==> flow/design.v <==
module	inv (A, Y);
   input A;
   output Y;
   not u1 (Y,A);
endmodule 
module	and2 (A, B, Y);
   input A, B;
   output Y;
   and u1 (Y,A,B);
endmodule 
module	and3 (A, B, C, Y);
   input A, B,C;
   output Y;
   and u1 (Y,A,B,C);
endmodule 
module	and4 (A,B,C,D, Y);
   input A,B,C,D;
   output Y;
   and u1 (Y,A,B,C,D);
endmodule 
module	and5 (A,B,C,D,E, Y);
   input A,B,C,D,E;
   output Y;
   and u1 (Y,A,B,C,D,E);
endmodule 
module	and8 (A,B,C,D,E,F,G,H, Y);
   input A,B,C,D,E,F,G,H;
   output Y;
   and u1 (Y,A,B,C,D,E,F,G,H);
endmodule 
module	nand2 (A, B, Y);
   input A, B;
   output Y;
   nand u1 (Y,A,B);
endmodule 
module	nand3 (A, B, C, Y);
   input A, B,C;
   output Y;
   nand u1 (Y,A,B,C);
endmodule 
module	nand4 (A,B,C,D, Y);
   input A,B,C,D;
   output Y;
   nand u1 (Y,A,B,C,D);
endmodule 
module	nand5 (A,B,C,D,E, Y);
   input A,B,C,D,E;
   output Y;
   nand u1 (Y,A,B,C,D,E);
endmodule 
module	nand8 (A,B,C,D,E,F,G,H, Y);
   input A,B,C,D,E,F,G,H;
   output Y;
   nand u1 (Y,A,B,C,D,E,F,G,H);
endmodule 
module	xor2 (A, B, Y);
   input A, B;
   output Y;
   xor u1 (Y,A,B);
endmodule 
module	xor3 (A, B, C, Y);
   input A, B,C;
   output Y;
   xor u1 (Y,A,B,C);
endmodule 
module	xor4 (A,B,C,D, Y);
   input A,B,C,D;
   output Y;
   xor u1 (Y,A,B,C,D);
endmodule 
module	xor5 (A,B,C,D,E, Y);
   input A,B,C,D,E;
   output Y;
   xor u1 (Y,A,B,C,D,E);
endmodule 
module	xor8 (A,B,C,D,E,F,G,H, Y);
   input A,B,C,D,E,F,G,H;
   output Y;
   xor u1 (Y,A,B,C,D,E,F,G,H);
endmodule 
module	nor2 (A, B, Y);
   input A, B;
   output Y;
   nor u1 (Y,A,B);
endmodule 
module	or2 (A, B, Y);
   input A, B;
   output Y;
   or u1 (Y,A,B);
endmodule 
module	or8 (A,B,C,D,E,F,G,H, Y);
   input A,B,C,D,E,F,G,H;
   output Y;
   or u1 (Y,A,B,C,D,E,F,G,H);
endmodule 
module	c1908 (InDataBus, InCheckBits, InExtSynBits,
				    ContE, ContB, ContF, ContG, ContH, ContK, ContL,
				    OutDataBus, OutSynCheckBits,
				    ByteParLo, ByteParHi, UncorrError);
   input [15:0] 	InDataBus;
   output [15:0] 	OutDataBus;
   input [5:0] 	InCheckBits;
   output [5:0] 	OutSynCheckBits;
   input [3:0] 	InExtSynBits;
   input 	ContE, ContB, ContF, ContG, ContH, ContK, ContL;
   output 	ByteParLo, ByteParHi, UncorrError;
   TopLevel1908 Ckt1908(InDataBus, InCheckBits, InExtSynBits,
				    ContE, ContB, ContF, ContG, ContH, ContK, ContL,
				    OutDataBus, OutSynCheckBits,
				    ByteParLo, ByteParHi, UncorrError);
endmodule  
module TopLevel1908(InDataBus, InCheckBits, InExtSynBits,
				    ContE, ContB, ContF, ContG, ContH, ContK, ContL,
				    OutDataBus, OutSynCheckBits,
				    ByteParLo, ByteParHi, UncorrError);
   input [15:0]  InDataBus;
   input [5:0]	  InCheckBits;
   input [3:0]	  InExtSynBits;
   input		  ContE, ContB, ContF, ContG, ContH, ContK, ContL;
   output [15:0] OutDataBus;
   output [5:0]  OutSynCheckBits;
   output		  ByteParLo, ByteParHi, UncorrError;
   wire [5:0]	  SynBits, NewSynBits, Not_NewSynBits, AllExtSynBits;
   wire		  ContIntM, ContIntP, CorrectionFlag;
   wire		  CorrectionFlagLo, CorrectionFlagHi;
   wire		  InDBParityLo, InDBParityHi;
   wire [15:0]	  DecodedSyn;
   wire [11:0]	  ProductSyn;
   SyndromeGenerator M1(InDataBus, InCheckBits, ContB, ContG, ContH,
			SynBits, InDBParityLo, InDBParityHi);
   ModifySyndrome M2(SynBits, InExtSynBits, InCheckBits, ContE, ContG, ContH,
		     NewSynBits, Not_NewSynBits, AllExtSynBits,
		     ContIntM, ContIntP);
   SyndromeDecode M3(NewSynBits, Not_NewSynBits, ContIntM, ContIntP,
		     ContE, ContB, ContF, ContG, ContH, ContK, ContL,
		     DecodedSyn, ProductSyn,
		     CorrectionFlag, CorrectionFlagLo, CorrectionFlagHi);
   DataBusCorrect M4(InDataBus, DecodedSyn, OutDataBus);
   SynCheckGenerator M5(SynBits, AllExtSynBits, CorrectionFlag, ContE, ContF, ContB,
			OutSynCheckBits);
   ByteParity M6(InDBParityHi, InCheckBits[3], CorrectionFlagHi, ContB, ContL,
		 ByteParHi);
   ByteParity M7(InDBParityLo, InCheckBits[5], CorrectionFlagLo, ContB, ContK,
		 ByteParLo);
   UncorrErrorGenerator M8(ProductSyn, Not_NewSynBits, CorrectionFlagHi, CorrectionFlagLo,
			   InCheckBits[1], InCheckBits[4],			   
			   ContE, ContF, ContB, ContG, ContH, ContIntM, ContIntP,
			   UncorrError);
endmodule  
module SyndromeGenerator(InDataBus, InCheckBits, ContB, ContG, ContH,
				    SynBits, InDBParityLo, InDBParityHi);
   input [15:0] InDataBus;
   input [5:0]	 InCheckBits;
   input		 ContB, ContG, ContH;
   output [5:0] SynBits;
   output		 InDBParityLo, InDBParityHi;
   wire         line0, line1, line2, line3, line4, line5, line6, line7, line8, line9, line10, 
                   line11, line12, line13, line14, line15, line16, line17, line18, line19, line20,
                   line21, line22, line23, line24, line25, line26, line27, line28, line29, line30, 
                   line31, line32, line33, line34, line35, line36, line37, line38, line39, line40,
                   line41, line42, line43, line44, line45, line46, line47, line48, line49, line50, 
                   line51, line52, line53, line54, line55, line56, line57, line58, line59, line60,
                   line61, line62, line63, line64, line65, line66, line67, line68, line69, line70, 
                   line71, line72, line73, line74, line75, line76, line77, line78, line79,
                   line80, line81, line82, line83, line84, line85, line86, line87, line88, line89, 
                   line90, line91, line92, line93;
  wire         Not_ContB, Not_ContH;
  wire         temp0, temp1, temp2, temp3, temp4, temp5;
   wire [15:0]	 NotInDataBus;
   inv UM1_0( .A(ContB), .Y(Not_ContB) );
   inv UM1_1( .A(ContH), .Y(Not_ContH) );
   and3 UM1_2( .A(InCheckBits[0]), .B(ContG), .C(Not_ContB), .Y(temp0) );
   and3 UM1_3( .A(InCheckBits[1]), .B(Not_ContH), .C(Not_ContB), .Y(temp1) );
   and3 UM1_4( .A(InCheckBits[2]), .B(Not_ContH), .C(Not_ContB), .Y(temp2) );
   and2 UM1_5( .A(InCheckBits[3]), .B(Not_ContB), .Y(temp3) );
   and3 UM1_6( .A(InCheckBits[4]), .B(ContG), .C(Not_ContB), .Y(temp4) );
   and2 UM1_7( .A(InCheckBits[5]), .B(Not_ContB), .Y(temp5) );
   inv UM1_8( .A(InDataBus[0]), .Y(NotInDataBus[0]) ),
      UM1_9( .A(InDataBus[1]), .Y(NotInDataBus[1]) ),
      UM1_10( .A(InDataBus[2]), .Y(NotInDataBus[2]) ),
      UM1_11( .A(InDataBus[3]), .Y(NotInDataBus[3]) ),
      UM1_12( .A(InDataBus[4]), .Y(NotInDataBus[4]) ),
      UM1_13( .A(InDataBus[5]), .Y(NotInDataBus[5]) ),
      UM1_14( .A(InDataBus[6]), .Y(NotInDataBus[6]) ),
      UM1_15( .A(InDataBus[7]), .Y(NotInDataBus[7]) ),
      UM1_16( .A(InDataBus[8]), .Y(NotInDataBus[8]) ),
      UM1_17( .A(InDataBus[9]), .Y(NotInDataBus[9]) ),
      UM1_18( .A(InDataBus[10]), .Y(NotInDataBus[10]) ),
      UM1_19( .A(InDataBus[11]), .Y(NotInDataBus[11]) ),
      UM1_20( .A(InDataBus[12]), .Y(NotInDataBus[12]) ),
      UM1_21( .A(InDataBus[13]), .Y(NotInDataBus[13]) ),
      UM1_22( .A(InDataBus[14]), .Y(NotInDataBus[14]) ),
      UM1_23( .A(InDataBus[15]), .Y(NotInDataBus[15]) );
   xor2 UM1_46( .A(NotInDataBus[7]), .B(NotInDataBus[5]), .Y(line46) );
   xor2 UM1_47( .A(line46), .B(NotInDataBus[2]), .Y(line47) );
   xor2 UM1_48( .A(NotInDataBus[14]), .B(NotInDataBus[9]), .Y(line48) );
   xor2 UM1_49( .A(line48), .B(NotInDataBus[11]), .Y(line49) );
   xor2 UM1_50( .A(line47), .B(line49), .Y(line50) );
   xor2 UM1_51( .A(line50), .B(temp0), .Y(SynBits[0]) );
   xor2 UM1_38( .A(NotInDataBus[8]), .B(NotInDataBus[13]), .Y(line38) );
   xor2 UM1_39( .A(line38), .B(NotInDataBus[15]), .Y(line39) );
   xor2 UM1_40( .A(NotInDataBus[14]), .B(temp1), .Y(line40) );
   xor2 UM1_41( .A(line40), .B(NotInDataBus[10]), .Y(line41) );
   xor2 UM1_42( .A(line39), .B(line41), .Y(line42) );
   xor2 UM1_43( .A(NotInDataBus[7]), .B(NotInDataBus[4]), .Y(line43) );
   xor2 UM1_44( .A(line43), .B(NotInDataBus[1]), .Y(line44) );
   xor2 UM1_45( .A(line42), .B(line44), .Y(SynBits[1]) );
   xor2 UM1_24( .A(NotInDataBus[0]), .B(temp2), .Y(line24) );
   xor2 UM1_25( .A(NotInDataBus[12]), .B(NotInDataBus[11]), .Y(line25) );
   xor2 UM1_26( .A(line25), .B(NotInDataBus[10]), .Y(line26) );
   inv UM1_27( .A(line26), .Y(line27) );
   xor2 UM1_28( .A(NotInDataBus[15]), .B(NotInDataBus[14]), .Y(line28) );
   xor2 UM1_29( .A(line28), .B(NotInDataBus[9]), .Y(line29) );
   xor2 UM1_30( .A(line27), .B(line29), .Y(line30) );
   xor2 UM1_31( .A(NotInDataBus[6]), .B(NotInDataBus[5]), .Y(line31) );
   xor2 UM1_32( .A(line31), .B(NotInDataBus[4]), .Y(line32) );
   inv UM1_33( .A(line32), .Y(line33) );
   xor2 UM1_34( .A(line30), .B(line33), .Y(line34) );
   inv UM1_35( .A(line34), .Y(line35) );
   inv UM1_36( .A(line24), .Y(line36) );
   xor2 UM1_37( .A(line36), .B(line35), .Y(SynBits[2]) );
   xor2 UM1_76( .A(NotInDataBus[3]), .B(NotInDataBus[13]), .Y(line76) );
   xor2 UM1_77( .A(line76), .B(temp3), .Y(line77) );
   xor2 UM1_78( .A(NotInDataBus[2]), .B(NotInDataBus[1]), .Y(line78) );
   xor2 UM1_79( .A(line78), .B(NotInDataBus[0]), .Y(line79) );
   xor2 UM1_80( .A(NotInDataBus[15]), .B(NotInDataBus[14]), .Y(line80) );
   xor2 UM1_81( .A(line80), .B(NotInDataBus[9]), .Y(line81) );
   inv UM1_82( .A(line81), .Y(line82) );
   xor2 UM1_83( .A(line79), .B(line82), .Y(line83) );
   xor2 UM1_84( .A(line83), .B(line27), .Y(line84) );
   inv UM1_85( .A(line84), .Y(line85) );
   xor2 UM1_86( .A(line77), .B(line85), .Y(SynBits[3]) );
   xor2 UM1_52( .A(NotInDataBus[8]), .B(NotInDataBus[13]), .Y(line52) );
   xor2 UM1_53( .A(line52), .B(NotInDataBus[15]), .Y(line53) );
   inv UM1_54( .A(line53), .Y(line54) );
   xor2 UM1_55( .A(NotInDataBus[9]), .B(NotInDataBus[6]), .Y(line55) );
   xor2 UM1_56( .A(line55), .B(NotInDataBus[3]), .Y(line56) );
   inv UM1_57( .A(line56), .Y(line57) );
   xor2 UM1_58( .A(line54), .B(line57), .Y(line58) );
   xor2 UM1_59( .A(temp4), .B(NotInDataBus[12]), .Y(line59) );
   inv UM1_60( .A(line59), .Y(line60) );
   xor2 UM1_61( .A(line58), .B(line60), .Y(SynBits[4]) );
   xor2 UM1_62( .A(line29), .B(NotInDataBus[8]), .Y(line62) );
   xor2 UM1_63( .A(line62), .B(temp5), .Y(line63) );
   inv UM1_64( .A(line63), .Y(line64) );
   xor2 UM1_65( .A(NotInDataBus[2]), .B(NotInDataBus[1]), .Y(line65) );
   xor2 UM1_66( .A(line65), .B(NotInDataBus[0]), .Y(line66) );
   inv UM1_67( .A(line66), .Y(line67) );
   xor2 UM1_68( .A(NotInDataBus[6]), .B(NotInDataBus[5]), .Y(line68) );
   xor2 UM1_69( .A(line68), .B(NotInDataBus[4]), .Y(line69) );
   xor2 UM1_70( .A(line67), .B(line69), .Y(line70) );
   xor2 UM1_71( .A(NotInDataBus[7]), .B(NotInDataBus[3]), .Y(line71) );
   inv UM1_72( .A(line71), .Y(line72) );
   xor2 UM1_73( .A(line70), .B(line72), .Y(line73) );
   xor2 UM1_74( .A(line64), .B(line73), .Y(line74) );
   inv UM1_75( .A(line74), .Y(SynBits[5]) );
   xor2 UM1_87( .A(line67), .B(line69), .Y(line87) );
   xor2 UM1_88( .A(line87), .B(line72), .Y(InDBParityLo) );
   xor2 UM1_89( .A(NotInDataBus[12]), .B(NotInDataBus[11]), .Y(line89) );
   xor2 UM1_90( .A(line89), .B(NotInDataBus[10]), .Y(line90) );
   xor2 UM1_91( .A(line82), .B(line90), .Y(line91) );
   xor2 UM1_92( .A(NotInDataBus[13]), .B(NotInDataBus[8]), .Y(line92) );
   inv UM1_93( .A(line92), .Y(line93) );
   xor2 UM1_94( .A(line91), .B(line93), .Y(InDBParityHi) );
endmodule  
module ModifySyndrome(SynBits, InExtSynBits, InCheckBits, ContE, ContG, ContH,
				  NewSynBits, Not_NewSynBits, AllExtSynBits,
				  ContIntM, ContIntP);
   input [5:0]	 SynBits;
   input [3:0]	 InExtSynBits;
   input [5:0]	 InCheckBits;
   input		 ContE, ContG, ContH;
   output [5:0] NewSynBits, Not_NewSynBits, AllExtSynBits;
   output		 ContIntM, ContIntP;
   wire         Not_ContE, Not_ContH;
   wire         temp0, temp1, temp2, temp3, temp4, temp5, line7, line10;
   inv  UM2_0( .A(ContE), .Y(Not_ContE) );
   and2 UM2_1( .A(SynBits[0]), .B(Not_ContE), .Y(temp0) ),
        UM2_2( .A(SynBits[1]), .B(Not_ContE), .Y(temp1) ),
        UM2_3( .A(SynBits[2]), .B(Not_ContE), .Y(temp2) ),
        UM2_4( .A(SynBits[3]), .B(Not_ContE), .Y(temp3) ),
        UM2_5( .A(SynBits[4]), .B(Not_ContE), .Y(temp4) ),
        UM2_6( .A(SynBits[5]), .B(Not_ContE), .Y(temp5) );
   assign AllExtSynBits[3:0] = InExtSynBits[3:0];
   nand2 UM2_7( .A(ContG), .B(Not_ContE), .Y(line7) );
   and2 UM2_8( .A(InCheckBits[0]), .B(line7), .Y(AllExtSynBits[4]) );
   inv  UM2_9( .A(ContH), .Y(Not_ContH) );
   nand2 UM2_10( .A(Not_ContH), .B(Not_ContE), .Y(line10) );
   and2 UM2_11( .A(line10), .B(InCheckBits[2]), .Y(AllExtSynBits[5]) );
   nand2 UM2_12( .A(InCheckBits[1]), .B(line10), .Y(ContIntM) );
   nand2 UM2_13( .A(InCheckBits[4]), .B(line7), .Y(ContIntP) );
   xor2  UM2_14( .A(temp0), .B(AllExtSynBits[0]), .Y(NewSynBits[0]) ),
        UM2_15( .A(temp1), .B(AllExtSynBits[1]), .Y(NewSynBits[1]) ),
        UM2_16( .A(temp2), .B(AllExtSynBits[2]), .Y(NewSynBits[2]) ),
        UM2_17( .A(temp3), .B(AllExtSynBits[3]), .Y(NewSynBits[3]) ),
        UM2_18( .A(temp4), .B(AllExtSynBits[4]), .Y(NewSynBits[4]) ),
        UM2_19( .A(temp5), .B(AllExtSynBits[5]), .Y(NewSynBits[5]) );
   inv  UM2_20( .A(NewSynBits[0]), .Y(Not_NewSynBits[0]) ),
        UM2_21( .A(NewSynBits[1]), .Y(Not_NewSynBits[1]) ),
        UM2_22( .A(NewSynBits[2]), .Y(Not_NewSynBits[2]) ),
        UM2_23( .A(NewSynBits[3]), .Y(Not_NewSynBits[3]) ),
        UM2_24( .A(NewSynBits[4]), .Y(Not_NewSynBits[4]) ),
        UM2_25( .A(NewSynBits[5]), .Y(Not_NewSynBits[5]) );
endmodule  
module SyndromeDecode(NewSynBits, Not_NewSynBits, ContIntM, ContIntP,
				  ContE, ContB, ContF, ContG, ContH, ContK, ContL,
				  DecodedSyn, ProductSyn,
				  CorrectionFlag, CorrectionFlagLo, CorrectionFlagHi);
   input [5:0]	  NewSynBits, Not_NewSynBits;
   input		  ContIntM, ContIntP;
   input		  ContE, ContB, ContF, ContG, ContH, ContK, ContL;
   output [15:0] DecodedSyn;
   output [11:0] ProductSyn;
   output		  CorrectionFlag, CorrectionFlagLo, CorrectionFlagHi;
   wire         line0, line1, line2, line3, line4, line5, line6, line7;
   wire         Not_ContK, Not_ContL, Not_ContB, NotGH, ContIntLo, ContIntHi;
   inv  UM3_0( .A(ContK), .Y(Not_ContK) );
   inv  UM3_1( .A(ContL), .Y(Not_ContL) );  
   inv  UM3_2( .A(ContB), .Y(Not_ContB) );
   nand2 UM3_3( .A(ContG), .B(ContH), .Y(NotGH) );
   nand4 UM3_4( .A(Not_ContK), .B(ContE), .C(ContB), .D(NotGH), .Y(line4) );
   nand3 UM3_5( .A(ContF), .B(Not_ContB), .C(NotGH), .Y(line5) );
   nand2 UM3_6( .A(line4), .B(line5), .Y(ContIntLo) );
   nand4 UM3_7( .A(Not_ContL), .B(ContE), .C(ContB), .D(NotGH), .Y(line7) );
   nand2 UM3_8( .A(line7), .B(line5), .Y(ContIntHi) );
   and2 UM3_9 ( .A(ContIntM), .B(NewSynBits[5]), .Y(ProductSyn[0]) ),
       UM3_10( .A(Not_NewSynBits[0]), .B(Not_NewSynBits[1]), .Y(ProductSyn[1]) ),
       UM3_11( .A(Not_NewSynBits[4]), .B(Not_NewSynBits[2]), .Y(ProductSyn[2]) ),
       UM3_12( .A(Not_NewSynBits[0]), .B(NewSynBits[1]), .Y(ProductSyn[3]) ),
       UM3_13( .A(NewSynBits[0]), .B(Not_NewSynBits[1]), .Y(ProductSyn[4]) ),
       UM3_14( .A(NewSynBits[4]), .B(Not_NewSynBits[2]), .Y(ProductSyn[5]) ),
       UM3_15( .A(ContIntP), .B(Not_NewSynBits[3]), .Y(ProductSyn[6]) ),
       UM3_16( .A(NewSynBits[4]), .B(NewSynBits[2]), .Y(ProductSyn[7]) ),
       UM3_17( .A(ContIntM), .B(Not_NewSynBits[5]), .Y(ProductSyn[8]) ),
       UM3_18( .A(Not_NewSynBits[4]), .B(NewSynBits[2]), .Y(ProductSyn[9]) ),
       UM3_19( .A(ContIntP), .B(NewSynBits[3]), .Y(ProductSyn[10]) ),
       UM3_20( .A(NewSynBits[0]), .B(NewSynBits[1]), .Y(ProductSyn[11]) );
   and5 UM3_21( .A(ProductSyn[0]), .B(ProductSyn[10]), .C(ProductSyn[9]),
			.D(ProductSyn[1]), .E(ContIntLo), .Y(DecodedSyn[0]) ),
       UM3_22( .A(ProductSyn[0]), .B(ProductSyn[10]), .C(ProductSyn[2]),
			.D(ProductSyn[3]), .E(ContIntLo), .Y(DecodedSyn[1]) ),
       UM3_23( .A(ProductSyn[0]), .B(ProductSyn[10]), .C(ProductSyn[2]),
			.D(ProductSyn[4]), .E(ContIntLo), .Y(DecodedSyn[2]) ),
       UM3_24( .A(ProductSyn[0]), .B(ProductSyn[10]), .C(ProductSyn[5]),
			.D(ProductSyn[1]), .E(ContIntLo), .Y(DecodedSyn[3]) ),
       UM3_25( .A(ProductSyn[0]), .B(ProductSyn[6]), .C(ProductSyn[9]),
			.D(ProductSyn[3]), .E(ContIntLo), .Y(DecodedSyn[4]) ),
       UM3_26( .A(ProductSyn[0]), .B(ProductSyn[6]), .C(ProductSyn[9]),
			.D(ProductSyn[4]), .E(ContIntLo), .Y(DecodedSyn[5]) ),
       UM3_27( .A(ProductSyn[0]), .B(ProductSyn[6]), .C(ProductSyn[7]),
			.D(ProductSyn[1]), .E(ContIntLo), .Y(DecodedSyn[6]) ),
       UM3_28( .A(ProductSyn[0]), .B(ProductSyn[6]), .C(ProductSyn[2]),
			.D(ProductSyn[11]), .E(ContIntLo), .Y(DecodedSyn[7]) ),
       UM3_29( .A(ProductSyn[0]), .B(ProductSyn[6]), .C(ProductSyn[5]),
			.D(ProductSyn[3]), .E(ContIntHi), .Y(DecodedSyn[8]) ),
       UM3_30( .A(ProductSyn[0]), .B(ProductSyn[10]), .C(ProductSyn[7]),
			.D(ProductSyn[4]), .E(ContIntHi), .Y(DecodedSyn[9]) ),
       UM3_31( .A(ProductSyn[8]), .B(ProductSyn[10]), .C(ProductSyn[9]),
			.D(ProductSyn[3]), .E(ContIntHi), .Y(DecodedSyn[10]) ),
       UM3_32( .A(ProductSyn[8]), .B(ProductSyn[10]), .C(ProductSyn[9]),
			.D(ProductSyn[4]), .E(ContIntHi), .Y(DecodedSyn[11]) ),
       UM3_33( .A(ProductSyn[8]), .B(ProductSyn[10]), .C(ProductSyn[7]),
			.D(ProductSyn[1]), .E(ContIntHi), .Y(DecodedSyn[12]) ),
       UM3_34( .A(ProductSyn[8]), .B(ProductSyn[10]), .C(ProductSyn[5]),
			.D(ProductSyn[3]), .E(ContIntHi), .Y(DecodedSyn[13]) ),
       UM3_35( .A(ProductSyn[0]), .B(ProductSyn[10]), .C(ProductSyn[9]),
			.D(ProductSyn[11]), .E(ContIntHi), .Y(DecodedSyn[14]) ),
       UM3_36( .A(ProductSyn[0]), .B(ProductSyn[10]), .C(ProductSyn[7]),
			.D(ProductSyn[3]), .E(ContIntHi), .Y(DecodedSyn[15]) );
   or8 UM3_37( .A(DecodedSyn[0]), .B(DecodedSyn[1]), .C(DecodedSyn[2]),
			.D(DecodedSyn[3]), .E(DecodedSyn[4]), .F(DecodedSyn[5]),
			.G(DecodedSyn[6]), .H(DecodedSyn[7]), .Y(CorrectionFlagLo) );
   or8 UM3_38( .A(DecodedSyn[8]), .B(DecodedSyn[9]), .C(DecodedSyn[10]),
			.D(DecodedSyn[11]), .E(DecodedSyn[12]), .F(DecodedSyn[13]),
			.G(DecodedSyn[14]), .H(DecodedSyn[15]), .Y(CorrectionFlagHi) );
   or2 UM3_39( .A(CorrectionFlagLo), .B(CorrectionFlagHi), .Y(CorrectionFlag) );
endmodule  
module DataBusCorrect(InDataBus, DecodedSyn, OutDataBus);
   input [15:0]  InDataBus, DecodedSyn;
   output [15:0] OutDataBus;
   xor2 UM4_0( .A(InDataBus[0]), .B(DecodedSyn[0]), .Y(OutDataBus[0]) ),
      UM4_1( .A(InDataBus[1]), .B(DecodedSyn[1]), .Y(OutDataBus[1]) ),
      UM4_2( .A(InDataBus[2]), .B(DecodedSyn[2]), .Y(OutDataBus[2]) ),
      UM4_3( .A(InDataBus[3]), .B(DecodedSyn[3]), .Y(OutDataBus[3]) ),
      UM4_4( .A(InDataBus[4]), .B(DecodedSyn[4]), .Y(OutDataBus[4]) ),
      UM4_5( .A(InDataBus[5]), .B(DecodedSyn[5]), .Y(OutDataBus[5]) ),
      UM4_6( .A(InDataBus[6]), .B(DecodedSyn[6]), .Y(OutDataBus[6]) ),
      UM4_7( .A(InDataBus[7]), .B(DecodedSyn[7]), .Y(OutDataBus[7]) ),
      UM4_8( .A(InDataBus[8]), .B(DecodedSyn[8]), .Y(OutDataBus[8]) ),
      UM4_9( .A(InDataBus[9]), .B(DecodedSyn[9]), .Y(OutDataBus[9]) ),
      UM4_10( .A(InDataBus[10]), .B(DecodedSyn[10]), .Y(OutDataBus[10]) ),
      UM4_11( .A(InDataBus[11]), .B(DecodedSyn[11]), .Y(OutDataBus[11]) ),
      UM4_12( .A(InDataBus[12]), .B(DecodedSyn[12]), .Y(OutDataBus[12]) ),
      UM4_13( .A(InDataBus[13]), .B(DecodedSyn[13]), .Y(OutDataBus[13]) ),
      UM4_14( .A(InDataBus[14]), .B(DecodedSyn[14]), .Y(OutDataBus[14]) ),
      UM4_15( .A(InDataBus[15]), .B(DecodedSyn[15]), .Y(OutDataBus[15]) );
endmodule  
module SynCheckGenerator(SynBits, AllExtSynBits, CorrectionFlag, ContE,
					ContF, ContB, OutSynCheckBits);
   input [5:0]	 SynBits, AllExtSynBits;
   input		 CorrectionFlag;
   input		 ContE, ContF, ContB;
   output [5:0] OutSynCheckBits;
   wire         Not_ContF;
   inv  UM5_0( .A(ContF), .Y(Not_ContF) );
   SynCheckSlice UM5_1(SynBits[0], AllExtSynBits[0], CorrectionFlag, ContE,
				   Not_ContF, ContB, OutSynCheckBits[0]),
                 UM5_2(SynBits[1], AllExtSynBits[1], CorrectionFlag, ContE,
				   Not_ContF, ContB, OutSynCheckBits[1]),
                 UM5_3(SynBits[2], AllExtSynBits[2], CorrectionFlag, ContE,
				   Not_ContF, ContB, OutSynCheckBits[2]),
                 UM5_4(SynBits[3], AllExtSynBits[3], CorrectionFlag, ContE,
				   Not_ContF, ContB, OutSynCheckBits[3]),
                 UM5_5(SynBits[4], AllExtSynBits[4], CorrectionFlag, ContE,
				   Not_ContF, ContB, OutSynCheckBits[4]),
                 UM5_6(SynBits[5], AllExtSynBits[5], CorrectionFlag, ContE,
				   Not_ContF, ContB, OutSynCheckBits[5]);
endmodule  
module SynCheckSlice(SynBits_i, AllExtSynBits_i, CorrectionFlag, ContE,
				 NotContF, ContB, OutSynCheckBits_i);
   input	SynBits_i, AllExtSynBits_i;
   input	CorrectionFlag;
   input	ContE, NotContF, ContB;
   output	OutSynCheckBits_i;
   wire         line0, line1, line2 ;
   and3 SCS_0( .A(AllExtSynBits_i), .B(ContE), .C(CorrectionFlag), .Y(line0) );
   xor2  SCS_1( .A(SynBits_i), .B(line0), .Y(line1) );
   nand2 SCS_2( .A(NotContF), .B(ContB), .Y(line2) );
   and2 SCS_3( .A(line2), .B(line1), .Y(OutSynCheckBits_i) );
endmodule  
module ByteParity (InDBParity_N, InCheckBit_N, CorrectionFlag_N, ContB, Cont_N,
			    ByteParity_N);
   input	InDBParity_N, InCheckBit_N, CorrectionFlag_N;
   input	ContB, Cont_N;
   output	ByteParity_N;
   wire         line0, line1, line2, line3, line4, line5, line6, line7, line8;
   wire         Not_Cont_N, Not_ContB, Not_InDBParity_N;
   inv UM6_7_0( .A(ContB), .Y(Not_ContB) ),
      UM6_7_1( .A(Cont_N), .Y(Not_Cont_N) ),
      UM6_7_2( .A(InDBParity_N), .Y(Not_InDBParity_N) );
   nand2 UM6_7_3( .A(ContB), .B(Not_Cont_N), .Y(line3) );
   and2 UM6_7_4( .A(line3), .B(Not_InDBParity_N), .Y(line4) );
   and2 UM6_7_5( .A(CorrectionFlag_N), .B(Not_ContB), .Y(line5) );
   xor2  UM6_7_6( .A(line5), .B(line4), .Y(line6) );
   nand2 UM6_7_7( .A(InCheckBit_N), .B(Cont_N), .Y(line7) );
   and2 UM6_7_8( .A(line7), .B(ContB), .Y(line8) );
   xor2  UM6_7_9( .A(line6), .B(line8), .Y(ByteParity_N) );
endmodule  
module UncorrErrorGenerator (ProductSyn, Not_NewSynBits, CorrectionFlagHi, CorrectionFlagLo,
			     InCheckBit1, InCheckBit4,
			     ContE,ContF, ContB, ContG, ContH, ContIntM, ContIntP,
			     UncorrError);
   input [11:0]	ProductSyn;
   input [5:0]	Not_NewSynBits;
   input	InCheckBit1, InCheckBit4;	
   input	CorrectionFlagHi, CorrectionFlagLo;
   input	ContE, ContF, ContB, ContG, ContH, ContIntM, ContIntP;
   output	UncorrError;
   wire		 UESignal, ErrorFREE;
   wire         line0, line1, line2, line3, line4, line5, line6, line7, line8, line9,
		line10, line11, line12, line13, line14, line15, line16, line17, line18;
   wire         Not_ContH, Not_ContE, Not_ContB, Not_ContF, NotM, NotP, NotGH, ContIntUE, NotCorrFlagHi, NotCorrFlagLo;
   inv  UM8_0( .A(ContH), .Y(Not_ContH) ),
        UM8_1( .A(ContE), .Y(Not_ContE) ),
        UM8_2( .A(ContB), .Y(Not_ContB) ),
        UM8_3( .A(ContF), .Y(Not_ContF) ),
        UM8_4( .A(ContIntM), .Y(NotM) ),
        UM8_5( .A(ContIntP), .Y(NotP) );
   nand2 UM8_6( .A(ContG), .B(ContH), .Y(NotGH) );
   and3 UM8_7( .A(ContF), .B(Not_ContB), .C(NotGH), .Y(ContIntUE) );
   UEGen UM8_8(ProductSyn, ContIntUE, NotM, NotP, Not_NewSynBits[3], Not_NewSynBits[5],
	       UESignal);
   nand2 UM8_9( .A(Not_ContH), .B(Not_ContE), .Y(line9) ),
         UM8_10( .A(InCheckBit1), .B(line9), .Y(line10) ),
         UM8_11( .A(ContG), .B(Not_ContE), .Y(line11) ),
         UM8_12( .A(InCheckBit4), .B(line11), .Y(line12 ) );
   nand8 UM8_13( .A(Not_NewSynBits[0]), .B(Not_NewSynBits[1]), .C(Not_NewSynBits[2]),
		 .D(Not_NewSynBits[3]), .E(Not_NewSynBits[4]), .F(Not_NewSynBits[5]),
		 .G(line10), .H(line12), .Y(ErrorFREE) );
   inv  UM8_14( .A(CorrectionFlagHi), .Y(NotCorrFlagHi) ),
        UM8_15( .A(CorrectionFlagLo), .Y(NotCorrFlagLo) );
   and3 UM8_16( .A(NotCorrFlagLo), .B(NotCorrFlagHi), .C(UESignal), .Y(line16) );
   and4 UM8_17( .A(Not_ContB), .B(ErrorFREE), .C(ContF), .D(line16), .Y(line17) );
   and3 UM8_18( .A(Not_ContB), .B(ErrorFREE), .C(Not_ContF), .Y(line18) );
   nor2 UM8_19( .A(line18), .B(line17), .Y(UncorrError) );
endmodule  
module UEGen(ProductSyn, ContIntUE, NotM, NotP, NotNewSynBit3, NotNewSynBit5,
		   UESignal);
   input [11:0] ProductSyn;
   input	ContIntUE, NotM, NotP, NotNewSynBit3, NotNewSynBit5;
   output	UESignal;
   wire line0, line1, line2, line3, line4, line5, line6, line7, line8, line9;
   and2 UEG_0( .A(NotP), .B(NotNewSynBit3), .Y(line0) ),
        UEG_1( .A(NotM), .B(NotNewSynBit5), .Y(line1) );
   nand5 UEG_2( .A(ProductSyn[0]), .B(ProductSyn[6]), .C(ProductSyn[2]),
		.D(ProductSyn[1]), .E(ContIntUE), .Y(line2) ),
         UEG_3( .A(ProductSyn[8]), .B(ProductSyn[10]), .C(ProductSyn[2]),
		.D(ProductSyn[1]), .E(ContIntUE), .Y(line3) ),
         UEG_4( .A(ProductSyn[8]), .B(ProductSyn[6]), .C(ProductSyn[9]),
		.D(ProductSyn[1]), .E(ContIntUE), .Y(line4) ),
         UEG_5( .A(ProductSyn[8]), .B(ProductSyn[6]), .C(ProductSyn[2]),
		.D(ProductSyn[3]), .E(ContIntUE), .Y(line5) ),
         UEG_6( .A(ProductSyn[8]), .B(ProductSyn[6]), .C(ProductSyn[2]),
		.D(ProductSyn[4]), .E(ContIntUE), .Y(line6) ),
         UEG_7( .A(ProductSyn[8]), .B(ProductSyn[6]), .C(ProductSyn[5]),
		.D(ProductSyn[1]), .E(ContIntUE), .Y(line7) ),
         UEG_8( .A(ProductSyn[8]), .B(line0), .C(ProductSyn[2]),
		.D(ProductSyn[1]), .E(ContIntUE), .Y(line8) ),
         UEG_9( .A(line1), .B(ProductSyn[6]), .C(ProductSyn[2]),
	        .D(ProductSyn[1]), .E(ContIntUE), .Y(line9) );
   and8 UEG_10( .A(line2), .B(line3), .C(line4), .D(line5), .E(line6),
		.F(line7), .G(line8), .H(line9), .Y(UESignal) );
endmodule  
module error_correction # (
    parameter puf_sig_length     = 256,
    parameter ipid_N             = 16
)
(
    input                                clk,
    input                                rst_n,
    input        [1:0]                   pcm_instruction,
    input        [puf_sig_length-1:0]    pcm_puf_in,
    input                                pcm_puf_in_valid,
    input        [$clog2(ipid_N)-1:0]    pcm_ipid_number,
    output logic [puf_sig_length-1:0]    pcm_puf_out,
    output logic                         pcm_puf_out_valid,
    output logic                         pcm_S_c  
);  
typedef enum logic [1:0] {IDLE, PROVISION_ID, CORRECT_SIG} state_t;
state_t state_r; 
logic [(6*(puf_sig_length/16))-1:0] parity_bits [0:ipid_N-1];
wire [puf_sig_length-1:0] temp_corrected_out; 
genvar j;
generate
    for (j =0; j < puf_sig_length/16; j++) begin
        error_module errorX (.data(pcm_puf_in[((j+1)*16)-1:j*16]), .parity(parity_bits[pcm_ipid_number][((j+1)*6)-1:j*6]), .corrected_out(temp_corrected_out[((j+1)*16)-1:j*16]));
    end 
endgenerate 
always @(posedge clk) begin
    if (state_r == PROVISION_ID && pcm_puf_in_valid) begin
        for (int i = 0; i < puf_sig_length/16; i++) begin
            parity_bits[pcm_ipid_number][0+(6*i)] <= pcm_puf_in[2+(16*i)] ^ pcm_puf_in[5+(16*i)] ^ pcm_puf_in[7+(16*i)] ^ pcm_puf_in[9+(16*i)] ^ pcm_puf_in[11+(16*i)] ^ pcm_puf_in[14+(16*i)];
            parity_bits[pcm_ipid_number][1+(6*i)] <= pcm_puf_in[1+(16*i)] ^ pcm_puf_in[4+(16*i)] ^ pcm_puf_in[7+(16*i)] ^ pcm_puf_in[8+(16*i)] ^ pcm_puf_in[10+(16*i)] ^ pcm_puf_in[13+(16*i)] ^ pcm_puf_in[14+(16*i)] ^ pcm_puf_in[15+(16*i)];
            parity_bits[pcm_ipid_number][2+(6*i)] <= pcm_puf_in[0+(16*i)] ^ pcm_puf_in[4+(16*i)] ^ pcm_puf_in[5+(16*i)] ^ pcm_puf_in[6+(16*i)] ^ pcm_puf_in[9+(16*i)] ^ pcm_puf_in[10+(16*i)] ^ pcm_puf_in[11+(16*i)] ^ pcm_puf_in[12+(16*i)] ^ pcm_puf_in[14+(16*i)] ^ pcm_puf_in[15+(16*i)];
            parity_bits[pcm_ipid_number][3+(6*i)] <= pcm_puf_in[0+(16*i)] ^ pcm_puf_in[1+(16*i)] ^ pcm_puf_in[2+(16*i)] ^ pcm_puf_in[3+(16*i)] ^ pcm_puf_in[4+(16*i)] ^ pcm_puf_in[9+(16*i)] ^ pcm_puf_in[10+(16*i)] ^ pcm_puf_in[11+(16*i)] ^ pcm_puf_in[12+(16*i)] ^ pcm_puf_in[13+(16*i)] ^ pcm_puf_in[14+(16*i)] ^ pcm_puf_in[15+(16*i)];
            parity_bits[pcm_ipid_number][4+(6*i)] <= pcm_puf_in[3+(16*i)] ^ pcm_puf_in[6+(16*i)] ^ pcm_puf_in[8+(16*i)] ^ pcm_puf_in[9+(16*i)] ^ pcm_puf_in[12+(16*i)]  ^ pcm_puf_in[13+(16*i)] ^ pcm_puf_in[15+(16*i)];
            parity_bits[pcm_ipid_number][5+(6*i)] <= pcm_puf_in[0+(16*i)] ^ pcm_puf_in[1+(16*i)] ^ pcm_puf_in[2+(16*i)] ^ pcm_puf_in[3+(16*i)] ^ pcm_puf_in[4+(16*i)] ^ pcm_puf_in[5+(16*i)] ^ pcm_puf_in[6+(16*i)] ^ pcm_puf_in[7+(16*i)] ^ pcm_puf_in[8+(16*i)] ^ pcm_puf_in[9+(16*i)] ^ pcm_puf_in[14+(16*i)] ^ pcm_puf_in[15+(16*i)];                 
        end 
    end
end
always @(posedge clk, negedge rst_n) begin
    if (~rst_n) begin
        state_r <= IDLE; 
        pcm_puf_out_valid <= 0;
        pcm_puf_out <= 0; 
        pcm_S_c <= 0; 
    end 
    else begin
        case (state_r) 
            IDLE : begin
                pcm_S_c <= 0; 
                pcm_puf_out_valid <= 0;
                pcm_puf_out_valid <= 0;
                if (pcm_instruction == 2'b01) begin
                    state_r <= PROVISION_ID; 
                end 
                else if (pcm_instruction == 2'b10) begin
                    state_r <= CORRECT_SIG; 
                end 
            end 
            PROVISION_ID : begin  
                if (pcm_puf_in_valid) begin 
                    pcm_S_c <= 1; 
                    if (pcm_instruction == 2'b00) begin 
                        state_r <= IDLE; 
                        pcm_S_c <= 0; 
                    end 
                end 
            end 
            CORRECT_SIG : begin
                pcm_puf_out <= temp_corrected_out; 
                pcm_puf_out_valid <= 1;
                if (pcm_instruction == 2'b00) begin
                    state_r <= IDLE; 
                end 
            end 
        endcase 
    end 
end 
endmodule 
module error_module (
    input   [15:0]  data, 
    input   [5:0]   parity, 
    output logic [15:0]  corrected_out
    );
	wire ContG = 1'b1;
	wire ContH = 1'b0;
	wire ContB = 1'b0;
	wire ContE = 1'b0;
	wire ContF = 1'b1;
	wire ContK = 1'b1;
	wire ContL = 1'b1;
    wire ByteParLo1, ByteParHi1;
	wire UncorrError1;
    wire [5 :0] OutSynCheckBits;
	c1908 error_correction_1 (.InDataBus(data), .InCheckBits(parity), .InExtSynBits(4'b0000), 
	.ContE(ContE), .ContB(ContB), .ContF(ContF), .ContG(ContG), .ContH(ContH), .ContK(ContK), .ContL(ContL),
	.OutDataBus(corrected_out), .ByteParLo(ByteParLo1), .ByteParHi(ByteParHi1), .UncorrError(UncorrError1),
	.OutSynCheckBits(OutSynCheckBits));
endmodule
Hand-over note for error_correction

* Reports on error_correction
Tool output for the design above before and after an edit, in the order of the flow. Lines under "original" count in the file above, lines under "edited" in the edited file. "difference" is "edited" less "original", of the values as shown; "relative change" is that difference over "original", in percent. Operators: Yosys type, input widths -> output width; for muxes data width and select width s. Cell names lack the library's common part. A cell with n/a has no value.
Design: design top error_correction, clock clk, cell library sky130hd, corner tt_025C_1v80

* Diff
The edit as a unified diff against the file above. This change comes from a script, not from a designer. The edited design behaves differently; no optimisation was intended.
begin of diff
@@ -199,5 +199,8 @@
    xor2 UM1_51( .A(line50), .B(temp0), .Y(SynBits[0]) );
    xor2 UM1_38( .A(NotInDataBus[8]), .B(NotInDataBus[13]), .Y(line38) );
-   xor2 UM1_39( .A(line38), .B(NotInDataBus[15]), .Y(line39) );
+   wire line39_0, line39_1;
+   xor2 UM1_39( .A(line38), .B(NotInDataBus[15]), .Y(line39_0) );
+   xor2 UM1_39_alt (.A(~line38), .B(NotInDataBus[15]), .Y(line39_1));
+   assign line39 = line39_0 ^ line39_1;
    xor2 UM1_40( .A(NotInDataBus[14]), .B(temp1), .Y(line40) );
    xor2 UM1_41( .A(line40), .B(NotInDataBus[10]), .Y(line41) );
end of diff

* Elaborated design
Yosys after proc, flatten, opt, wreduce and memory -nomap, before mapping. Memory bits, and registers merged into a memory's read port (data or address), are not among the register bits. Print and check cells are not counted. Equal cells are merged and count once. Yosys's memory passes give these memory sizes; they may raise the number of words (mostly to a power of two), join words into wider ones and drop unused or constant bits.
Bit counts:
- flip-flop bits (word level) | original 260, edited 260, difference 0, relative change 0.00%
- bits in writable memories | original 1536, edited 1536, difference 0, relative change 0.00%
- memories | original 1, edited 1, difference 0, relative change 0.00%
- input bits | original 265, edited 265, difference 0, relative change 0.00%
- word-level cells | original 2925, edited 2973, difference +48, relative change +1.64%
Memories:
- shape (words x width / read and write ports) | original parity_bits 16x96 r1 w1, edited parity_bits 16x96 r1 w1
Cells by class:
- eq/ne operators | original 6, edited 6, difference 0, relative change 0.00%
- muxes and demuxes | original 106, edited 106, difference 0, relative change 0.00%
- bitwise operators | original 2800, edited 2848, difference +48, relative change +1.71%
- reductions and logical operators | original 8, edited 8, difference 0, relative change 0.00%
Operators with widths:
- $xor 1x1->1 | original 1648, edited 1680, difference +32, relative change +1.94%
- $not 1->1 | original 544, edited 560, difference +16, relative change +2.94%
- $and 1x1->1 | original 608, edited 608, difference 0, relative change 0.00%
- $mux 96 | original 96, edited 96, difference 0, relative change 0.00%
- $mux 2 | original 4, edited 4, difference 0, relative change 0.00%
- $mux 1 | original 3, edited 3, difference 0, relative change 0.00%
- $eq 2x1->1 const B | original 2, edited 2, difference 0, relative change 0.00%
- $eq 2x2->1 const B | original 2, edited 2, difference 0, relative change 0.00%
- $logic_not 2->1 | original 2, edited 2, difference 0, relative change 0.00%
- $pmux 1 s2 | original 2, edited 2, difference 0, relative change 0.00%
- $reduce_bool 2->1 | original 2, edited 2, difference 0, relative change 0.00%
- $logic_and 1x1->1 | original 1, edited 1, difference 0, relative change 0.00%
- $ne 2x2->1 const B | original 1, edited 1, difference 0, relative change 0.00%
- $ne 3x3->1 const B | original 1, edited 1, difference 0, relative change 0.00%
- $pmux 2 s3 | original 1, edited 1, difference 0, relative change 0.00%
- $reduce_and 2->1 | original 1, edited 1, difference 0, relative change 0.00%
- $reduce_and 3->1 | original 1, edited 1, difference 0, relative change 0.00%
- $reduce_bool 3->1 | original 1, edited 1, difference 0, relative change 0.00%

* Depth
Depth = most cells in a row (Yosys ltp): at word level without a register or memory, in the mapped netlist without a sequential cell, where the memories' decode and read muxes count.
Logic depth:
- depth in word-level cells | original 13, edited 13, difference 0, relative change 0.00%
- ABC_AREA | original 0, edited 0
- mapped depth | original 14, edited 14, difference 0, relative change 0.00%
- gate-level depth less buffers | original 7, edited 7, difference 0, relative change 0.00%

* Mapped cells and area
Source: synth_stat.txt of the flow (Yosys; design flattened, memories mapped). It holds for the ABC_AREA given above (unset counts as 0); a run with the other value may have another netlist.
Mapped netlist:
- mapped cells | original 4461, edited 4506, difference +45, relative change +1.01%
- synthesis area (µm²) | original 80572.3, edited 80668.6, difference +96.3, relative change +0.12%
- flip-flops | original 1797, edited 1797, difference 0, relative change 0.00%
- buffers | original 209, edited 221, difference +12, relative change +5.74%
Cell types:
- or4_1 | original 17, edited 87, difference +70, relative change +411.76%
- o31ai_1 | original 15, edited 80, difference +65, relative change +433.33%
- xor2_1 | original 176, edited 124, difference -52, relative change -29.55%
- nand4_1 | original 67, edited 17, difference -50, relative change -74.63%
- nand3_1 | original 98, edited 57, difference -41, relative change -41.84%
- o21ai_0 | original 53, edited 16, difference -37, relative change -69.81%
- or3_1 | original 43, edited 11, difference -32, relative change -74.42%
- a22oi_1 | original 15, edited 47, difference +32, relative change +213.33%
- a31oi_1 | original 66, edited 97, difference +31, relative change +46.97%
- a21oi_1 | original 178, edited 148, difference -30, relative change -16.85%
- nor3_1 | original 46, edited 17, difference -29, relative change -63.04%
- nor2b_1 | original 31, edited 3, difference -28, relative change -90.32%
- a2111o_1 | original 28, edited 2, difference -26, relative change -92.86%
- mux4_1 | original 41, edited 16, difference -25, relative change -60.98%
- a21o_1 | original 1, edited 26, difference +25, relative change +2500.00%
- nor4_2 | original 9, edited 29, difference +20, relative change +222.22%
- buf_2 | original 34, edited 51, difference +17, relative change +50.00%
- o211a_1 | original 17, edited 1, difference -16, relative change -94.12%
Not every row of either side is listed. The figures by module come from a second, unflattened synthesis with its own total; it is not the netlist above.
Unflattened totals:
- cells (unflattened synthesis) | original 8257, edited 8305, difference +48, relative change +0.58%
- area (unflattened synthesis) (µm²) | original 101218.3, edited 101558.7, difference +340.4, relative change +0.34%
Each row is one instance without its submodules.
By module, original:
- error_correction | times used 1, cells 3361, area 72130.4 µm², seq. area 52656.8 µm²
- xor2 | times used 1424, cells 1, area 8.8 µm², seq. area 0.0 µm²
- and2 | times used 576, cells 1, area 6.3 µm², seq. area 0.0 µm²
- inv | times used 928, cells 1, area 3.8 µm², seq. area 0.0 µm²
- and5 | times used 256, cells 3, area 12.5 µm², seq. area 0.0 µm²
- nand5 | times used 128, cells 2, area 11.3 µm², seq. area 0.0 µm²
- nand2 | times used 352, cells 1, area 3.8 µm², seq. area 0.0 µm²
- and3 | times used 208, cells 1, area 6.3 µm², seq. area 0.0 µm²
- or8 | times used 32, cells 3, area 16.3 µm², seq. area 0.0 µm²
- ModifySyndrome | times used 16, cells 4, area 30.0 µm², seq. area 0.0 µm²
- nand8 | times used 16, cells 3, area 18.8 µm², seq. area 0.0 µm²
- and8 | times used 16, cells 3, area 16.3 µm², seq. area 0.0 µm²
- nand4 | times used 32, cells 1, area 6.3 µm², seq. area 0.0 µm²
- and4 | times used 16, cells 1, area 8.8 µm², seq. area 0.0 µm²
original: Modules not listed: 14.
By module, edited:
- error_correction | times used 1, cells 3361, area 72130.4 µm², seq. area 52656.8 µm²
- xor2 | times used 1440, cells 1, area 8.8 µm², seq. area 0.0 µm²
- and2 | times used 576, cells 1, area 6.3 µm², seq. area 0.0 µm²
- inv | times used 928, cells 1, area 3.8 µm², seq. area 0.0 µm²
- and5 | times used 256, cells 3, area 12.5 µm², seq. area 0.0 µm²
- nand5 | times used 128, cells 2, area 11.3 µm², seq. area 0.0 µm²
- nand2 | times used 352, cells 1, area 3.8 µm², seq. area 0.0 µm²
- and3 | times used 208, cells 1, area 6.3 µm², seq. area 0.0 µm²
- or8 | times used 32, cells 3, area 16.3 µm², seq. area 0.0 µm²
- ModifySyndrome | times used 16, cells 4, area 30.0 µm², seq. area 0.0 µm²
- nand8 | times used 16, cells 3, area 18.8 µm², seq. area 0.0 µm²
- and8 | times used 16, cells 3, area 16.3 µm², seq. area 0.0 µm²
- SyndromeGenerator | times used 16, cells 2, area 12.5 µm², seq. area 0.0 µm²
- nand4 | times used 32, cells 1, area 6.3 µm², seq. area 0.0 µm²
edited: Modules not listed: 14.

* Path before layout
OpenSTA on the mapped netlist: ideal clock, no wires. The path of least setup slack (recovery checks aside). Input and output delay are each 20% of the period. Register names are those of the netlist, which keeps one name where synthesis merged equal registers.
Path post-synthesis:
- path type | original in2reg, edited in2reg
- start point | original input pcm_ipid_number[1], edited input pcm_ipid_number[1]
- end point | original memory parity_bits[0][0], edited memory parity_bits[0][0]
- period (ns) | original 5.0, edited 5.0, difference 0.0, relative change 0.00%
- setup time (ns) | original 0.668, edited 0.668, difference 0.000
- time at the first pin (ns) | original 1.000, edited 1.000, difference 0.000, relative change 0.00%
- arrival (ns) | original 9.052, edited 8.908, difference -0.144, relative change -1.59%
- required time (ns) | original 4.332, edited 4.332, difference 0.000, relative change 0.00%
- setup slack (ns) | original -4.721, edited -4.576, difference +0.145
- path delay (ns) | original 8.720, edited 8.576, difference -0.144, relative change -1.65%
- stages on the path | original 9, edited 8, difference -1, relative change -11.11%
- period reached after synthesis (ns) | original 9.721, edited 9.576, difference -0.145, relative change -1.49%
"path delay" is the arrival time less input delay plus setup time. "stages on the path": output pins that drive a net of the path, with the launching flip-flop's if there is one; two outputs of one cell count as two. "period reached after synthesis" = period - worst setup slack (recovery checks aside). The figure is calculated, with input and output delays left at 20% of the set period.
On the way, post-synthesis, original: path through buf_4 buf_6 buf_4 buf_2 buf_4 buf_2 buf_2 or3_1 nor3_1
Ends and longest elaborated chain, post-synthesis, original:
- start, declared | RTL line 524 | input        [$clog2(ipid_N)-1:0]    pcm_ipid_number,
- end, declared | RTL line 531 | logic [(6*(puf_sig_length/16))-1:0] parity_bits [0:ipid_N-1];
original: Chain of elaborated cells between the ends: none given.
On the way, post-synthesis, edited: path through buf_4 buf_4 buf_4 buf_4 buf_4 buf_2 or3_1 nor3_1
Ends and longest elaborated chain, post-synthesis, edited:
- start, declared | RTL line 527 | input        [$clog2(ipid_N)-1:0]    pcm_ipid_number,
- end, declared | RTL line 534 | logic [(6*(puf_sig_length/16))-1:0] parity_bits [0:ipid_N-1];
edited: Chain of elaborated cells between the ends: none given.

* Timing after layout
Path of least setup slack in the final report of the runs of pair A (OpenROAD, finished layout, wires in). Where an end is a register, its clock arrival counts in the times.
Path post-layout:
- path type | original in2reg, edited in2reg
- start point | original input pcm_ipid_number[1], edited input pcm_ipid_number[0]
- end point | original register pcm_puf_out[158], edited register pcm_puf_out[169]
- period (ns) | original 5.0, edited 5.0, difference 0.0, relative change 0.00%
- setup time (ns) | original 0.16, edited 0.08, difference -0.08
- time at the first pin (ns) | original 1.00, edited 1.00, difference 0.00, relative change 0.00%
- arrival (ns) | original 4.40, edited 4.46, difference +0.06, relative change +1.36%
- required time (ns) | original 5.64, edited 5.71, difference +0.07, relative change +1.24%
- setup slack (ns) | original 1.25, edited 1.25, difference 0.00
- stages on the path | original 10, edited 10, difference 0, relative change 0.00%
Between the ends stands the longest chain of elaborated cells between them, by number of cells; it is not shown to be the way that was timed. Of several equally long chains one is given. A line is the first line of the expression or statement that the cell stems from. Yosys adds cells for indexed reads and writes and turns some case tables into memories. The chain passes a memory read, where the word-level depth is cut; so it can be longer than that depth.
On the way, post-layout, original: path through buf_8 buf_4 buf_4 mux4_2 mux4_2 xnor2_1 and2b_1 and4b_1 xnor2_1 a21oi_1, cells in the longest elaborated chain 9, elaborated cells on any way between the ends 25, RTL lines with such cells 5, classes of those cells logic (24); memory (1)
Ends and longest elaborated chain, post-layout, original:
- start, declared | RTL line 524 | input        [$clog2(ipid_N)-1:0]    pcm_ipid_number,
- $mem_v2 16x96 | RTL line 531 | logic [(6*(puf_sig_length/16))-1:0] parity_bits [0:ipid_N-1];
- $xor 1x1->1 | RTL line 59 | xor u1 (Y,A,B);
- $not 1->1 | RTL line 4 | not u1 (Y,A);
- $xor 1x1->1 | RTL line 59
- $not 1->1 | RTL line 4
- $and 1x1->1 (3 in a row) | RTL line 24 | and u1 (Y,A,B,C,D,E);
- $xor 1x1->1 | RTL line 59
- end, assigned | RTL line 555 | pcm_puf_out <= 0;
- end, assigned | RTL line 581 | pcm_puf_out <= temp_corrected_out;
- end, declared | RTL line 525 | output logic [puf_sig_length-1:0]    pcm_puf_out,
On the way, post-layout, edited: path through buf_8 buf_12 buf_12 mux4_2 a22oi_1 nand2_1 xor2_1 mux2i_1 o31ai_1 a31oi_1, cells in the longest elaborated chain 9, elaborated cells on any way between the ends 25, RTL lines with such cells 5, classes of those cells logic (24); memory (1)
Ends and longest elaborated chain, post-layout, edited:
- start, declared | RTL line 527 | input        [$clog2(ipid_N)-1:0]    pcm_ipid_number,
- $mem_v2 16x96 | RTL line 534 | logic [(6*(puf_sig_length/16))-1:0] parity_bits [0:ipid_N-1];
- $xor 1x1->1 | RTL line 59 | xor u1 (Y,A,B);
- $not 1->1 | RTL line 4 | not u1 (Y,A);
- $xor 1x1->1 | RTL line 59
- $not 1->1 | RTL line 4
- $and 1x1->1 (3 in a row) | RTL line 24 | and u1 (Y,A,B,C,D,E);
- $xor 1x1->1 | RTL line 59
- end, assigned | RTL line 558 | pcm_puf_out <= 0;
- end, assigned | RTL line 584 | pcm_puf_out <= temp_corrected_out;
- end, declared | RTL line 528 | output logic [puf_sig_length-1:0]    pcm_puf_out,

* Layout results
Both versions went through the flow (Yosys, OpenROAD) with the same settings in each pair. Constraints: input delay and output delay 20% of the set period each, output load 0.01 pF.
Settings, pair A: CORE_UTILIZATION 40, PLACE_DENSITY 0.6, period_ns 5.0, CAP_MARGIN 20, CORE_MARGIN 2, SLEW_MARGIN 20
Measured results, pair A:
- cell area after synthesis (µm²) | original 80572.3, edited 80668.6, difference +96.3, relative change +0.12%
- die outline area (µm²) | original 205037.0, edited 205281.0, difference +244.0, relative change +0.12%
- final utilization (%) | original 48.0, edited 48.0, difference 0.0
- worst setup slack after layout (ns) | original 1.246, edited 1.247, difference +0.001
- final setup TNS (ns) | original 0.000, edited 0.000, difference 0.000
- power consumption (uW) | original 45446, edited 44739, difference -707, relative change -1.56%
Settings, pair B: CELL_PAD_IN_SITES_DETAIL_PLACEMENT 0, CORE_UTILIZATION 45, CTS_CLUSTER_SIZE 72, GPL_ROUTABILITY_DRIVEN 1, MAX_ROUTING_LAYER met4, MIN_ROUTING_LAYER met1, PLACE_DENSITY_LB_ADDON 0.17, SLEW_MARGIN 40, TNS_END_PERCENT 30, period_ns 4.45, CAP_MARGIN 20, CORE_MARGIN 2
Measured results, pair B:
- cell area after synthesis (µm²) | original 80572.3, edited 80668.6, difference +96.3, relative change +0.12%
- die outline area (µm²) | original 182449.0, edited 182666.0, difference +217.0, relative change +0.12%
- final utilization (%) | original 54.2, edited 54.2, difference 0.0
- worst setup slack after layout (ns) | original 0.951, edited 0.977, difference +0.026
- final setup TNS (ns) | original 0.000, edited 0.000, difference 0.000
- power consumption (uW) | original 51204, edited 50792, difference -412, relative change -0.80%
By "power consumption" is meant OpenSTA's value without simulated activity: inputs other than the clock are taken to toggle once in ten clock periods, and the tool carries that through the logic.

End of note.
